==> flow/design.v <==
`timescale 1ns / 1ps
module CAN_TX(
        input wire clk,
        input wire rst,
        input wire sig,  
        output reg can_tx, output reg rst_n,
        output reg led,
        output reg [14:0] crc_reg,          
        output reg [3:0] dlc,               
        output reg [10:0] id,
        output reg [3:0] current_state,
        output reg [15:0]bit_counter ,
        output reg [63:0] data,
        output reg send_frame, sending_frame,idle      
    );
parameter IDLE = 0, SOF = 1, ID_STATE = 2, RTR = 3, IDE = 4, R0 = 5, DLC_STATE = 6, 
          DATA_STATE = 7, CRC_STATE = 8, DEL1 = 9, ACK_STATE = 10, DEL2 = 11, EOF_STATE = 12;
          parameter DEBOUNCE_MAX = 100000;  
          reg [16:0] debounce_counter;
          reg btn1_stable;
          reg btn1_last;
always @(posedge clk) begin
              if (sig != btn1_last) begin
                  debounce_counter <= DEBOUNCE_MAX;
              end else if (debounce_counter > 0) begin
                  debounce_counter <= debounce_counter - 1;
              end else begin
                  btn1_stable <= sig;
              end
              btn1_last <= sig;  
          end
wire SOF_BIT = 1'b0;
reg [3:0] next_state;
always @(posedge clk)
begin
  if (rst) begin
        rst_n <= 1'b0;
        led <= 1'b0;
        data <= 64'b0;
        id <= 11'b0;
        send_frame <= 1'b0;
        dlc <= 4'b0;
  end
  else if (sig) begin
        rst_n <= 1'b1;
        data <= 64'hAABBCCDDEEFF0001;
        id <= 11'b10000000001;
        send_frame <= 1'b1;
         led <= 1'b1;
        dlc[3:0] <=4'b1000;
    end        
    else begin
        rst_n <= 1'b0;
         led <= 1'b0;
        data <= 64'b0;  
        send_frame <= 1'b0;
     end   
end 
always @ (posedge clk) begin: STATE_MEMORY
    if (rst)
        current_state <= IDLE;
    else if (!send_frame)
        current_state <= IDLE;
    else if (send_frame)
        current_state <= next_state;
end	
always @(*) 
begin: NEXT_STATE_LOGIC
    case (current_state)
        IDLE: 
                next_state = SOF;
        SOF: 
            if (send_frame && !idle)
                next_state = ID_STATE;
            else 
                next_state = SOF;
        ID_STATE: 
            if (sending_frame && bit_counter == 11)begin 
                next_state = RTR; 
                end
            else 
                next_state = ID_STATE;
        RTR: 
            if (sending_frame) 
                next_state = IDE; 
            else 
                next_state = RTR;
        IDE: 
            if (sending_frame) 
                next_state = R0; 
            else 
                next_state = IDE;
        R0:
            if (sending_frame) 
                next_state = DLC_STATE; 
            else 
                next_state = R0;
        DLC_STATE: 
            if (sending_frame && bit_counter == 4) 
                next_state = DATA_STATE; 
            else 
                next_state = DLC_STATE;
        DATA_STATE: 
            if (sending_frame && bit_counter == (dlc * 8)) 
                next_state = CRC_STATE; 
            else 
                next_state = DATA_STATE;
        CRC_STATE: 
            if (sending_frame && bit_counter == 15) 
                next_state = DEL1; 
            else 
                next_state = CRC_STATE;
        DEL1:
            if (sending_frame) 
                next_state = ACK_STATE; 
            else 
                next_state = DEL1;        
        ACK_STATE: 
            if (sending_frame) 
                next_state = DEL2; 
            else 
                next_state = ACK_STATE;
        DEL2:
            if (sending_frame) 
                next_state = EOF_STATE; 
            else 
                next_state = DEL2;
        EOF_STATE: 
            if (sending_frame && bit_counter == 6) begin
                next_state = IDLE; 
                end
            else 
                next_state = EOF_STATE;
        default: 
            next_state = IDLE;
    endcase
end	
always @ (posedge clk) 
begin: OUTPUT_LOGIC
    if (rst) begin
        can_tx <= 1'b1;
        sending_frame <= 1'b0;
        bit_counter <= 0;
        crc_reg <= 15'b0;
        idle <= 1'b1;
    end else if (!rst_n) begin
        can_tx <= 1'b1;          
        sending_frame <= 1'b0;
        bit_counter <= 0;
        crc_reg <= 15'b0;
    end else begin
        case (current_state)
            IDLE: 
                if (send_frame && !sending_frame && idle) begin
                    sending_frame <= 1'b1;
                    idle<=1'b0;
                    can_tx <= SOF_BIT;    
                     end else begin
                        can_tx <= 1'b1;        
                end
            SOF: begin 
               can_tx <= id[10 - bit_counter];
               bit_counter <= bit_counter + 1;
            end
            ID_STATE: 
              begin
                can_tx <= id[10 - bit_counter];   
                bit_counter <= bit_counter + 1;
                if (bit_counter == 11) begin
                    can_tx <= 1'b0;
                    bit_counter <= 0;
                end        
              end
            RTR: 
              begin
                    can_tx <= 1'b0;
            end
            IDE: 
            begin
                can_tx <= 1'b0;   
            end
            R0:
              begin
                can_tx <= dlc[3 - bit_counter];
                 bit_counter <= bit_counter + 1;
            end
            DLC_STATE:
               begin
                can_tx <= dlc[3 - bit_counter];   
                bit_counter <= bit_counter + 1;
                if (bit_counter == 4) begin
                    bit_counter <= 1;
                    can_tx <= data[63];
                end  
            end
            DATA_STATE:  
              begin
                can_tx <= (bit_counter <= 63) ? data[63-bit_counter] : 1'b0;   
                bit_counter <= bit_counter + 1;
                if (bit_counter == (dlc * 8))
                    bit_counter <= 0;
            end
            CRC_STATE: 
            begin
                bit_counter <= bit_counter + 1;
                if (bit_counter == 15)
                    bit_counter <= 0;
            end
            DEL1:  
             begin
                can_tx <= 1'b1; 
            end
            ACK_STATE: 
                can_tx <= 1'b1;   
            DEL2:
            begin
                can_tx <= 1'b1;  
            end
            EOF_STATE:  
            begin
                can_tx <= 1'b1;   
                bit_counter <= bit_counter + 1;
                if (bit_counter == 6) begin
                    bit_counter <= 0;
                    sending_frame <= 0;
                    idle <=1'b1;
                end
            end
            default:
            can_tx <=1;
        endcase
  end  
end
function [14:0] nextCRC;
    input new_bit;
    input [14:0] crc_in;
    begin
        nextCRC[14] = crc_in[13] ^ new_bit;
        nextCRC[13] = crc_in[12] ^ crc_in[14] ^ new_bit;
        nextCRC[12] = crc_in[11];
        nextCRC[11] = crc_in[10] ^ crc_in[14] ^ new_bit;
        nextCRC[10] = crc_in[9];
        nextCRC[9]  = crc_in[8]  ^ crc_in[14] ^ new_bit;
        nextCRC[8]  = crc_in[7];
        nextCRC[7]  = crc_in[6];
        nextCRC[6]  = crc_in[5]  ^ crc_in[14] ^ new_bit;
        nextCRC[5]  = crc_in[4];
        nextCRC[4]  = crc_in[3]  ^ crc_in[14] ^ new_bit;
        nextCRC[3]  = crc_in[2];
        nextCRC[2]  = crc_in[1];
        nextCRC[1]  = crc_in[0]  ^ crc_in[14] ^ new_bit;
        nextCRC[0]  = new_bit;
    end
endfunction
endmodule
`timescale 1ns / 1ps
module CAN_RX (
    input wire clk,
    input wire rst,
    input wire can_rx_buf, 
    output reg SOF_detected,
    output reg receiving_frame,
    output reg can_rx,
    output reg [10:0] id_rx,     
    output reg [3:0] dlc_rx,     
    output reg [63:0] crc_rx,
    output reg [63:0] data_rx,   
    output reg [3:0] current_state,
    output reg [31:0] state_ascii,
    output reg red,
    output reg green,
    output reg blue,
    output reg debug_led,
    output reg [15:0]bit_counter, 
    output reg frame_valid  
);
    reg [14:0] crc_reg;
    reg rtr;
    reg r0;
    reg sof;
    reg [4:0] next_state;
    reg rst_n;
    parameter IDLE = 0, SOF = 1, ID_STATE = 2, RTR = 3, IDE = 4, R0 = 5, DLC_STATE = 6, 
              DATA_STATE = 7, CRC_STATE = 8, DEL1 = 9, ACK_STATE = 10, DEL2=11, EOF_STATE = 12;
    reg [3:0] data_length;
always @(*) begin
        case (current_state)
            IDLE:       state_ascii = "IDLE";  
            SOF:        state_ascii = "SOF ";  
            ID_STATE:   state_ascii = "ID  ";  
            RTR:        state_ascii = "RTR ";  
            IDE:        state_ascii = "IDE ";  
            R0:         state_ascii = "R0  ";  
            DLC_STATE:  state_ascii = "DLC ";  
            DATA_STATE: state_ascii = "DATA";  
            CRC_STATE:  state_ascii = "CRC ";  
            DEL1:       state_ascii = "DEL1";  
            ACK_STATE:  state_ascii = "ACK ";  
            DEL2:       state_ascii = "DEL2";  
            EOF_STATE:  state_ascii = "EOF ";  
            default:    state_ascii = "UNK ";  
        endcase
    end
always @(posedge clk)
begin   
    if (rst) begin
    SOF_detected <= 0;
    receiving_frame <= 0;
    end
    else begin
    if (current_state == IDLE && !can_rx && !SOF_detected)begin
    SOF_detected <=1;
    receiving_frame <= 1'b1;
    end
    else begin
    if (current_state != IDLE && SOF_detected)
    SOF_detected <=1;
    end
    if (current_state == EOF_STATE && bit_counter==6 && SOF_detected)
    SOF_detected <=0;
    end
end    
always @(posedge clk)
begin   
    if (rst) begin
        current_state <= IDLE;
    end
    else if (receiving_frame) begin       
        current_state <= next_state;
    end        
    else begin
        current_state <= IDLE;
     end
end      
    always @(*) begin
        can_rx = can_rx_buf; 
    end
    always @(*)
    begin: NEXT_STATE_LOGIC
        case (current_state)
            IDLE: 
                if (SOF_detected)
                    next_state = ID_STATE; 
                else 
                    next_state = IDLE;
            SOF: 
                if (bit_counter == 1) 
                    next_state = ID_STATE; 
                else 
                    next_state = SOF;
            ID_STATE: 
                if (frame_valid && bit_counter == 10) 
                    next_state = RTR; 
                else 
                    next_state = ID_STATE;
            RTR: 
                if (frame_valid)
                    next_state = IDE; 
                else 
                    next_state = RTR;
            IDE: 
                if (frame_valid) 
                    next_state = R0; 
                else 
                    next_state = IDE;
            R0:
                if (frame_valid) 
                    next_state = DLC_STATE; 
                else 
                    next_state = R0;
            DLC_STATE: 
                if (frame_valid && bit_counter == 3) 
                    next_state = DATA_STATE; 
                else 
                    next_state = DLC_STATE;
            DATA_STATE: 
                if (frame_valid && bit_counter == (data_length * 8)) 
                    next_state = CRC_STATE; 
                else 
                    next_state = DATA_STATE;
            CRC_STATE: 
                if (frame_valid && bit_counter == 14) 
                    next_state = DEL1; 
                else 
                    next_state = CRC_STATE;
            DEL1: 
                if (frame_valid) 
                    next_state = ACK_STATE; 
                else 
                    next_state = DEL1;        
            ACK_STATE: 
                if (frame_valid)
                    next_state = DEL2; 
                else 
                    next_state = ACK_STATE;
            DEL2: 
                if (frame_valid) 
                    next_state = EOF_STATE; 
                else 
                    next_state = DEL2;        
            EOF_STATE: 
                if (frame_valid && bit_counter == 6) 
                    next_state = IDLE; 
                else 
                    next_state = EOF_STATE;
            default: 
                next_state = IDLE;
        endcase 
    end	
always @(posedge clk)
begin
  if (rst) begin
    frame_valid <= 1'b0;
    debug_led <= 1'b0;
    id_rx <= 11'b0;
    dlc_rx <= 4'b0;
    data_rx <= 64'b0;
    crc_rx <= 64'b0;
    bit_counter <= 0;
    red <= 1'b0;
    green <= 1'b0;
    blue <= 1'b0;
    data_length = 4'b0;
  end
  else
  case (current_state)
  IDLE: begin
             if (receiving_frame && !frame_valid) begin
                 frame_valid <= 1'b1;
                 debug_led <= 1'b0;
                 id_rx[10 - bit_counter] <= can_rx;   
                 bit_counter <= bit_counter + 1;
                end else begin
                end 
                end
  SOF: begin
                            red <= 1'b1;
                            green <= 1'b0; 
                            blue <= 1'b1;  
                   id_rx[10 - bit_counter] <= can_rx;          
                   bit_counter <= bit_counter + 1;  
                end
  ID_STATE:  begin
                    id_rx[10 - bit_counter] <= can_rx;
                    bit_counter <= bit_counter + 1;
                    if (bit_counter == 10) begin
                        bit_counter <= 0;
                    end
                end
   RTR:   begin
                end
                IDE:   begin                           
                end
                R0:   begin                        
                end
  DLC_STATE: begin 
                    case (bit_counter)
                        0: dlc_rx[3] <= can_rx;   
                        1: dlc_rx[2] <= can_rx;
                        2: dlc_rx[1] <= can_rx;
                        3: dlc_rx[0] <= can_rx;   
                    endcase
                    bit_counter <= bit_counter + 1;
                    if (bit_counter == 3) begin
                        bit_counter <= 1;
                        red <= 1'b1;
                         green <= 1'b1; 
                         blue <= 1'b0;  
                    end
                end
                DATA_STATE:  begin
                    case (dlc_rx)
                                    4'b0000: data_length = 0;        
                                    4'b0001: data_length = 1;        
                                    4'b0010: data_length = 2;       
                                    4'b0011: data_length = 3;       
                                    4'b0100: data_length = 4;       
                                    4'b0101: data_length = 5;       
                                    4'b0110: data_length = 6;       
                                    4'b0111: data_length = 7;       
                                    4'b1000: data_length = 8;       
                           default: data_length = 0;     
                     endcase
                    if (((data_length*8))-bit_counter <= 63)
                    data_rx[((data_length*8))-bit_counter] <= can_rx;
                    bit_counter <= bit_counter + 1;
                    if (bit_counter == (data_length * 8) ) begin
                        bit_counter <= 0;
                        red <= 1'b1;
                            green <= 1'b0; 
                            blue <= 1'b0;  
                    end
                end
                CRC_STATE:  begin
                    crc_rx[bit_counter] <= can_rx;
                    bit_counter <= bit_counter + 1;
                    if (bit_counter == 14) begin
                        bit_counter <= 0;
                    end
                end
                DEL1:  begin
                end
                ACK_STATE:   begin
                end
                DEL2:  begin
                   red <= 1'b1;
                   green <= 1'b0; 
                   blue <= 1'b0;  
                end
                EOF_STATE:  begin
                    if (can_rx == 1'b1)    
                    bit_counter <= bit_counter + 1;
                    if (bit_counter == 4) begin
                        id_rx <= 11'b00000000000;
                        dlc_rx <= 4'b0000;
                    end      
                    if (bit_counter == 6) begin
                        bit_counter <= 0;
                        frame_valid <= 1'b0;   
                        debug_led <= 1'b1;
                        red <= 1'b0;
                        green <= 1'b1; 
                        blue <= 1'b1;
                    end
   end
   endcase                 
end   
endmodule
module can_node (
    input  wire        clk,
    input  wire        rst,
    input  wire        tx_sig,
    output wire        tx_can_tx,
    output wire        tx_rst_n,
    output wire        tx_led,
    output wire [14:0] tx_crc_reg,
    output wire [3:0]  tx_dlc,
    output wire [10:0] tx_id,
    output wire [3:0]  tx_current_state,
    output wire [15:0] tx_bit_counter,
    output wire [63:0] tx_data,
    output wire        tx_send_frame,
    output wire        tx_sending_frame,
    output wire        tx_idle,
    input  wire        rx_can_rx_buf,
    output wire        rx_SOF_detected,
    output wire        rx_receiving_frame,
    output wire        rx_can_rx,
    output wire [10:0] rx_id_rx,
    output wire [3:0]  rx_dlc_rx,
    output wire [63:0] rx_crc_rx,
    output wire [63:0] rx_data_rx,
    output wire [3:0]  rx_current_state,
    output wire [31:0] rx_state_ascii,
    output wire        rx_red,
    output wire        rx_green,
    output wire        rx_blue,
    output wire        rx_debug_led,
    output wire [15:0] rx_bit_counter,
    output wire        rx_frame_valid
);
    CAN_TX u_tx (
        .clk(clk), .rst(rst), .sig(tx_sig),
        .can_tx(tx_can_tx), .rst_n(tx_rst_n), .led(tx_led),
        .crc_reg(tx_crc_reg), .dlc(tx_dlc), .id(tx_id),
        .current_state(tx_current_state), .bit_counter(tx_bit_counter),
        .data(tx_data), .send_frame(tx_send_frame),
        .sending_frame(tx_sending_frame), .idle(tx_idle)
    );
    CAN_RX u_rx (
        .clk(clk), .rst(rst), .can_rx_buf(rx_can_rx_buf),
        .SOF_detected(rx_SOF_detected), .receiving_frame(rx_receiving_frame),
        .can_rx(rx_can_rx), .id_rx(rx_id_rx), .dlc_rx(rx_dlc_rx),
        .crc_rx(rx_crc_rx), .data_rx(rx_data_rx),
        .current_state(rx_current_state), .state_ascii(rx_state_ascii),
        .red(rx_red), .green(rx_green), .blue(rx_blue),
        .debug_led(rx_debug_led), .bit_counter(rx_bit_counter),
        .frame_valid(rx_frame_valid)
    );
endmodule
From RTL to reports: can_node

Tool output for the design above, in the order of the flow.
Line numbers count from 1 in the design file above.
Library cell names are shortened.
Not given: -

Design top: can_node
Clock port: clk
Library: sky130hd
Timing corner: tt_025C_1v80

Word level

Yosys after proc, flatten, opt, wreduce and memory -nomap, before mapping. Print and check cells are not counted.
Memory sizes are those after Yosys's memory passes, which may raise the word count (mostly to a power of two), join words into wider ones and drop unused or constant bits.

Input bits: 4
Memory cells: 2
Flip-flop bits (word level): 264
Bits in read-only memories: 464
Bits in writable memories: 0
Latch bits: 0
Clocked read ports x word width: 25
Cells after elaboration: 250

Memory list:

| name             | words | bits a word | rd ports | write ports | RTL line | text |
| (name not given) | 16    | 25          | 1        | 0           | 287      | `case (current_state)` |
| (name not given) | 16    | 4           | 1        | 0           | 472      | `case (dlc_rx)` |

Bitwise gates (word level): 11
Equality and inequality tests: 50
Mux-type cells: 84
Shift-type cells: 9
Multiply operators: 0
Div/mod/pow operators: 0
$lt $le $gt $ge: 2
Add/subtract/negate cells: 10
Reductions and logical operators: 56

Operator list:

| kind                                                     | count |
| two-way mux 16 bit                                       | 12 |
| AND 64 bit                                               | 2 |
| bitwise OR 64 bit                                        | 2 |
| inverter 64 bit                                          | 2 |
| parallel mux 16 bit (select 7 bit)                       | 1 |
| parallel mux 4 bit (select 13 bit)                       | 2 |
| parallel mux 16 bit (select 6 bit)                       | 1 |
| negation 32 -> 33 bit                                    | 2 |
| variable shift 1 x 17 -> 64 bit                          | 1 |
| variable shift 1 x 17 -> 64 bit with constant A          | 1 |
| variable shift 1 x 33 -> 64 bit                          | 1 |
| variable shift 1 x 33 -> 64 bit with constant A          | 1 |
| equality test 16 x 3 -> 1 bit with constant B            | 4 |
| equality test 16 x 4 -> 1 bit with constant B            | 4 |
| indexed select 64 x 32 -> 1 bit                          | 1 |
| two-way mux 64 bit                                       | 1 |
| equality test 16 x 7 -> 1 bit                            | 3 |
| equality test 4 bit with constant B                      | 10 |
| subtractor 4 x 16 -> 17 bit with constant A              | 2 |
| two-way mux 1 bit                                        | 34 |
| variable shift 1 x 33 -> 11 bit                          | 1 |
| variable shift 1 x 33 -> 11 bit with constant A          | 1 |
| parallel mux 11 bit (select 3 bit)                       | 1 |
| adder 16 x 1 -> 16 bit with constant B                   | 2 |
| equality test 16 x 2 -> 1 bit with constant B            | 2 |
| less-or-equal comparator 32 x 6 -> 1 bit with constant B | 1 |
| equality test 4 x 3 -> 1 bit with constant B             | 8 |
| indexed select 4 x 32 -> 1 bit                           | 1 |

Other operator kinds: 38; their cells: 118.

Longest topological paths

Yosys ltp: most cells in a row. Word level: on the elaborated netlist, between registers, memories and ports. Mapped: between sequential cells and ports; inverters and the memories' decode and read muxes count.

Depth in word-level cells: 9
ABC_AREA: 0
Gate-level depth with buffers: 20
Gate-level depth less buffers: 15

After synthesis

The flow's flattened synthesis, as Yosys stat reports it; memories are mapped. The netlist is that of the ABC_AREA named above (0 if unset); the other value can give another one.
Totals and module areas in this step are rounded.

Cell types:

| cell     | count |
| dfxtp_1  | 224 |
| nand2_1  | 241 |
| buf_4    | 107 |
| a21oi_1  | 153 |
| nand3_1  | 139 |
| nor2_1   | 163 |
| mux2i_1  | 38 |
| xnor2_1  | 43 |
| ha_1     | 28 |
| clkbuf_1 | 87 |
| xor2_1   | 31 |
| nor3_1   | 53 |
| nand2b_1 | 32 |
| nand4_1  | 30 |
| o21ai_0  | 36 |
| o21ai_1  | 33 |
| inv_1    | 38 |
| o41ai_1  | 15 |

Not listed: further types 72, cells in them 305.

Buffers: 213
Standard cells after synthesis: 1,796
Cell area after synthesis: 13,700 µm²
Flip-flop cells: 224

By module: a second synthesis without flattening, with its own total; a netlist apart from the flattened one above.

Cells (unflattened synthesis): 1,735
Area total of the unflattened synthesis: 13,200 µm²

Rows give one instance, submodules left out.

By module:

| module   | cells | instances | area (µm²) |
| CAN_RX   | 1,401 | 1         | 10,600 |
| CAN_TX   | 334   | 1         | 2,590 |
| can_node | 0     | 1         | 0.0 |

Worst setup path after synthesis

Source: OpenSTA report_checks on the synthesized netlist (no wires, ideal clock, input and output delay 20% of the period each), path of least setup slack; recovery checks are left aside. Register names are those of the netlist, which keeps one name where synthesis merged equal registers.

Kind: flip-flop to flip-flop
From: reg u_rx.bit_counter[0]
To: reg u_rx.data_rx[4]
Stages: 21
Arrival time: 4,925 ps
Path delay: 5,057 ps
Library setup time: 132 ps
Setup slack: 1,943 ps
Required time: 6,868 ps
Time at the first pin: 0 ps
Path buffers: 5
Clock period: 7,000 ps
Synthesis period reached: 5,057 ps

"path delay" = arrival - input delay + setup time.
"stages" counts driving pins, that of a launching flip-flop among them; a cell with two outputs on the path counts twice.
"synthesis period reached" is the clock period less the worst setup slack; recovery checks do not enter. This is arithmetic on one report: input and output delays are still those of the set period (20% each).
Between the ends stands the longest chain of elaborated cells between them, by number of cells; it is not shown to be the way that was timed. Of several equally long chains one is given.
Each line given opens the expression or statement behind the cell; cells for indexed reads and writes are added by Yosys, which also makes memories of some case tables.
At most two assigning lines are given for a register; there are more.
Where a signal picks the word or bit written, the line may be left out of the assigning lines.

Path through: dfxtp_1 -> clkbuf_1 -> clkbuf_1 -> inv_1 -> ha_1 -> nor2b_1 -> clkbuf_1 -> maj3_2 -> xnor2_1 -> nand2_1 -> or4b_1 -> nor3_1 -> o211a_1 -> ha_1 -> nor4bb_1 -> a32oi_1 -> buf_2 -> or4_1 -> buf_6 -> o21ai_2 -> a21oi_1
Cells in the longest elaborated chain: 6

Ends and longest elaborated chain, after synthesis:

| what                            | RTL line | text |
| start, declared                 | 274      | `output reg [15:0]bit_counter,` |
| start, assigned                 | 432      | `bit_counter <= bit_counter + 1;` |
| start, assigned                 | 441      | `bit_counter <= bit_counter + 1;` |
| subtractor 7 x 16 -> 17 bit     | 485      | `data_rx[((data_length*8))-bit_counter] <= can_rx;` |
| negation 32 -> 33 bit           | 485      |  |
| variable shift 1 x 33 -> 64 bit | 485      |  |
| inverter 64 bit                 | 485      |  |
| AND 64 bit                      | 485      |  |
| bitwise OR 64 bit               | 485      |  |
| end, assigned                   | 417      | `data_rx <= 64'b0;` |
| end, declared                   | 267      | `output reg [63:0] data_rx,` |

Worst path after layout

Path of least setup slack in the final report of flow run A (OpenROAD, finished layout, wires in). Where an end is a register, its clock arrival counts in the times.
The path's times are printed in steps of 10 ps; the period is the one set.

Kind: flip-flop to flip-flop
From: reg u_rx.dlc_rx[3]
To: reg u_rx.data_rx[12]
Required time: 6,130 ps
Setup slack: 580 ps
Time at the first pin: 530 ps
Stages: 16
Arrival time: 5,540 ps
Path buffers: 1
Clock period: 5,760 ps
Library setup time: 160 ps

Between the ends stands the longest chain of elaborated cells between them, by number of cells; it is not shown to be the way that was timed. Of several equally long chains one is given.
The chain passes a memory read, where the word-level depth is cut; so it can be longer than that depth.
At most two assigning lines are given for a register; there are more.
Where a signal picks the word or bit written, the line may be left out of the assigning lines.

Path through: dfxtp_1 -> nor4b_1 -> ha_1 -> a21oi_1 -> o221ai_1 -> nor3_4 -> or4b_1 -> nor3_1 -> o211a_1 -> ha_1 -> nor4bb_1 -> a32oi_1 -> buf_4 -> or4_1 -> o21ai_2 -> a21oi_1
Cells in the longest elaborated chain: 9

Ends and longest elaborated chain, after layout:

| what                            | RTL line | text |
| start, declared                 | 265      | `output reg [3:0] dlc_rx,` |
| start, assigned                 | 416      | `dlc_rx <= 4'b0;` |
| start, assigned                 | 458      | `0: dlc_rx[3] <= can_rx;` |
| memory (16 x 4 bit)             | 472      | `case (dlc_rx)` |
| two-way mux 4 bit               | 426      | `case (current_state)` |
| two-way mux 4 bit               | 412      | `if (rst) begin` |
| subtractor 7 x 16 -> 17 bit     | 485      | `data_rx[((data_length*8))-bit_counter] <= can_rx;` |
| negation 32 -> 33 bit           | 485      |  |
| variable shift 1 x 33 -> 64 bit | 485      |  |
| inverter 64 bit                 | 485      |  |
| AND 64 bit                      | 485      |  |
| bitwise OR 64 bit               | 485      |  |
| end, assigned                   | 417      | `data_rx <= 64'b0;` |
| end, declared                   | 267      | `output reg [63:0] data_rx,` |

Wiki page: can_node / flow data

Measured data: module can_node, platform sky130hd, 2 stored runs of the flow under differing settings, order arbitrary. Input and output delays are each 20% of the period that was set; the output load is 0.01 pF.
"clock period achieved" = clock period - worst setup slack. The figure is calculated, with input and output delays left at 20% of the set period.
"critical path time": the worst setup path's part of the clock period (all of it between registers, 20% less for each end at a port) less its slack. A launch clock that arrives late makes it longer, a capture clock that arrives late makes it shorter.
"critical path time" is known to 10 ps.
Measured values are rounded.

## Flow run A

==> flow/run.sh <==
#!/bin/bash
# the make line also repeats the synthesis and layout settings of config.mk as NAME=value (left out here)
make -C /OpenROAD-flow-scripts/flow DESIGN_CONFIG=/design/flow/config.mk WORK_HOME=/design/flow/orfs CLKGATE_MAP_FILE= finish
==> flow/config.mk <==
export PLATFORM = sky130hd
export DESIGN_NAME = can_node
export DESIGN_NICKNAME = can_node
export VERILOG_FILES = /design/flow/design.v
export SDC_FILE = /design/flow/constraint.sdc
export NUM_CORES = 4
export LEC_CHECK = 0
export CAP_MARGIN = 20
export CORE_MARGIN = 2
export CORE_UTILIZATION = 40
export SLEW_MARGIN = 20
==> flow/constraint.sdc <==
create_clock -name core_clock -period 5.76 [get_ports {clk}]
set_input_delay 1.1520 -clock core_clock [delete_from_list [all_inputs] [get_ports {clk}]]
set_output_delay 1.1520 -clock core_clock [all_outputs]
set_load 0.01 [all_outputs]

| result of flow run A | value |
|---|---|
| chip area after synthesis (Yosys) | 13,700 µm² |
| area inside the die boundary | 35,700 µm² |
| standard-cell area of the final layout | 17,000 µm² |
| worst setup slack after layout | 581 ps |
| post-route worst hold slack | 454 ps |
| clock period achieved | 5,179 ps |
| critical path time | 5,180 ps |
| worst path kind | flip-flop to flip-flop |

## Flow run B

==> flow/run.sh <==
#!/bin/bash
# the make line also repeats the synthesis and layout settings of config.mk as NAME=value (left out here)
make -C /OpenROAD-flow-scripts/flow DESIGN_CONFIG=/design/flow/config.mk WORK_HOME=/design/flow/orfs CLKGATE_MAP_FILE= finish
==> flow/config.mk <==
export PLATFORM = sky130hd
export DESIGN_NAME = can_node
export DESIGN_NICKNAME = can_node
export VERILOG_FILES = /design/flow/design.v
export SDC_FILE = /design/flow/constraint.sdc
export NUM_CORES = 4
export LEC_CHECK = 0
export ABC_AREA = 0
export CAP_MARGIN = 30
export CELL_PAD_IN_SITES_GLOBAL_PLACEMENT = 2
export CORE_ASPECT_RATIO = 0.86
export CORE_MARGIN = 9
export CORE_UTILIZATION = 34
export CTS_CLUSTER_DIAMETER = 334
export CTS_CLUSTER_SIZE = 46
export GPL_ROUTABILITY_DRIVEN = 0
export GPL_TIMING_DRIVEN = 1
export MAX_ROUTING_LAYER = met5
export SETUP_SLACK_MARGIN = 0.22
export SLEW_MARGIN = 15
export TNS_END_PERCENT = 90
==> flow/constraint.sdc <==
create_clock -name core_clock -period 3.36 [get_ports {clk}]
set_input_delay 0.6720 -clock core_clock [delete_from_list [all_inputs] [get_ports {clk}]]
set_output_delay 0.6720 -clock core_clock [all_outputs]
set_load 0.01 [all_outputs]

| result of flow run B | value |
|---|---|
| chip area after synthesis (Yosys) | 13,700 µm² |
| area inside the die boundary | 47,800 µm² |
| standard-cell area of the final layout | 20,800 µm² |
| worst setup slack after layout | -780 ps |
| post-route worst hold slack | 471 ps |
| clock period achieved | 4,140 ps |
| critical path time | 4,140 ps |
| worst path kind | flip-flop to flip-flop |
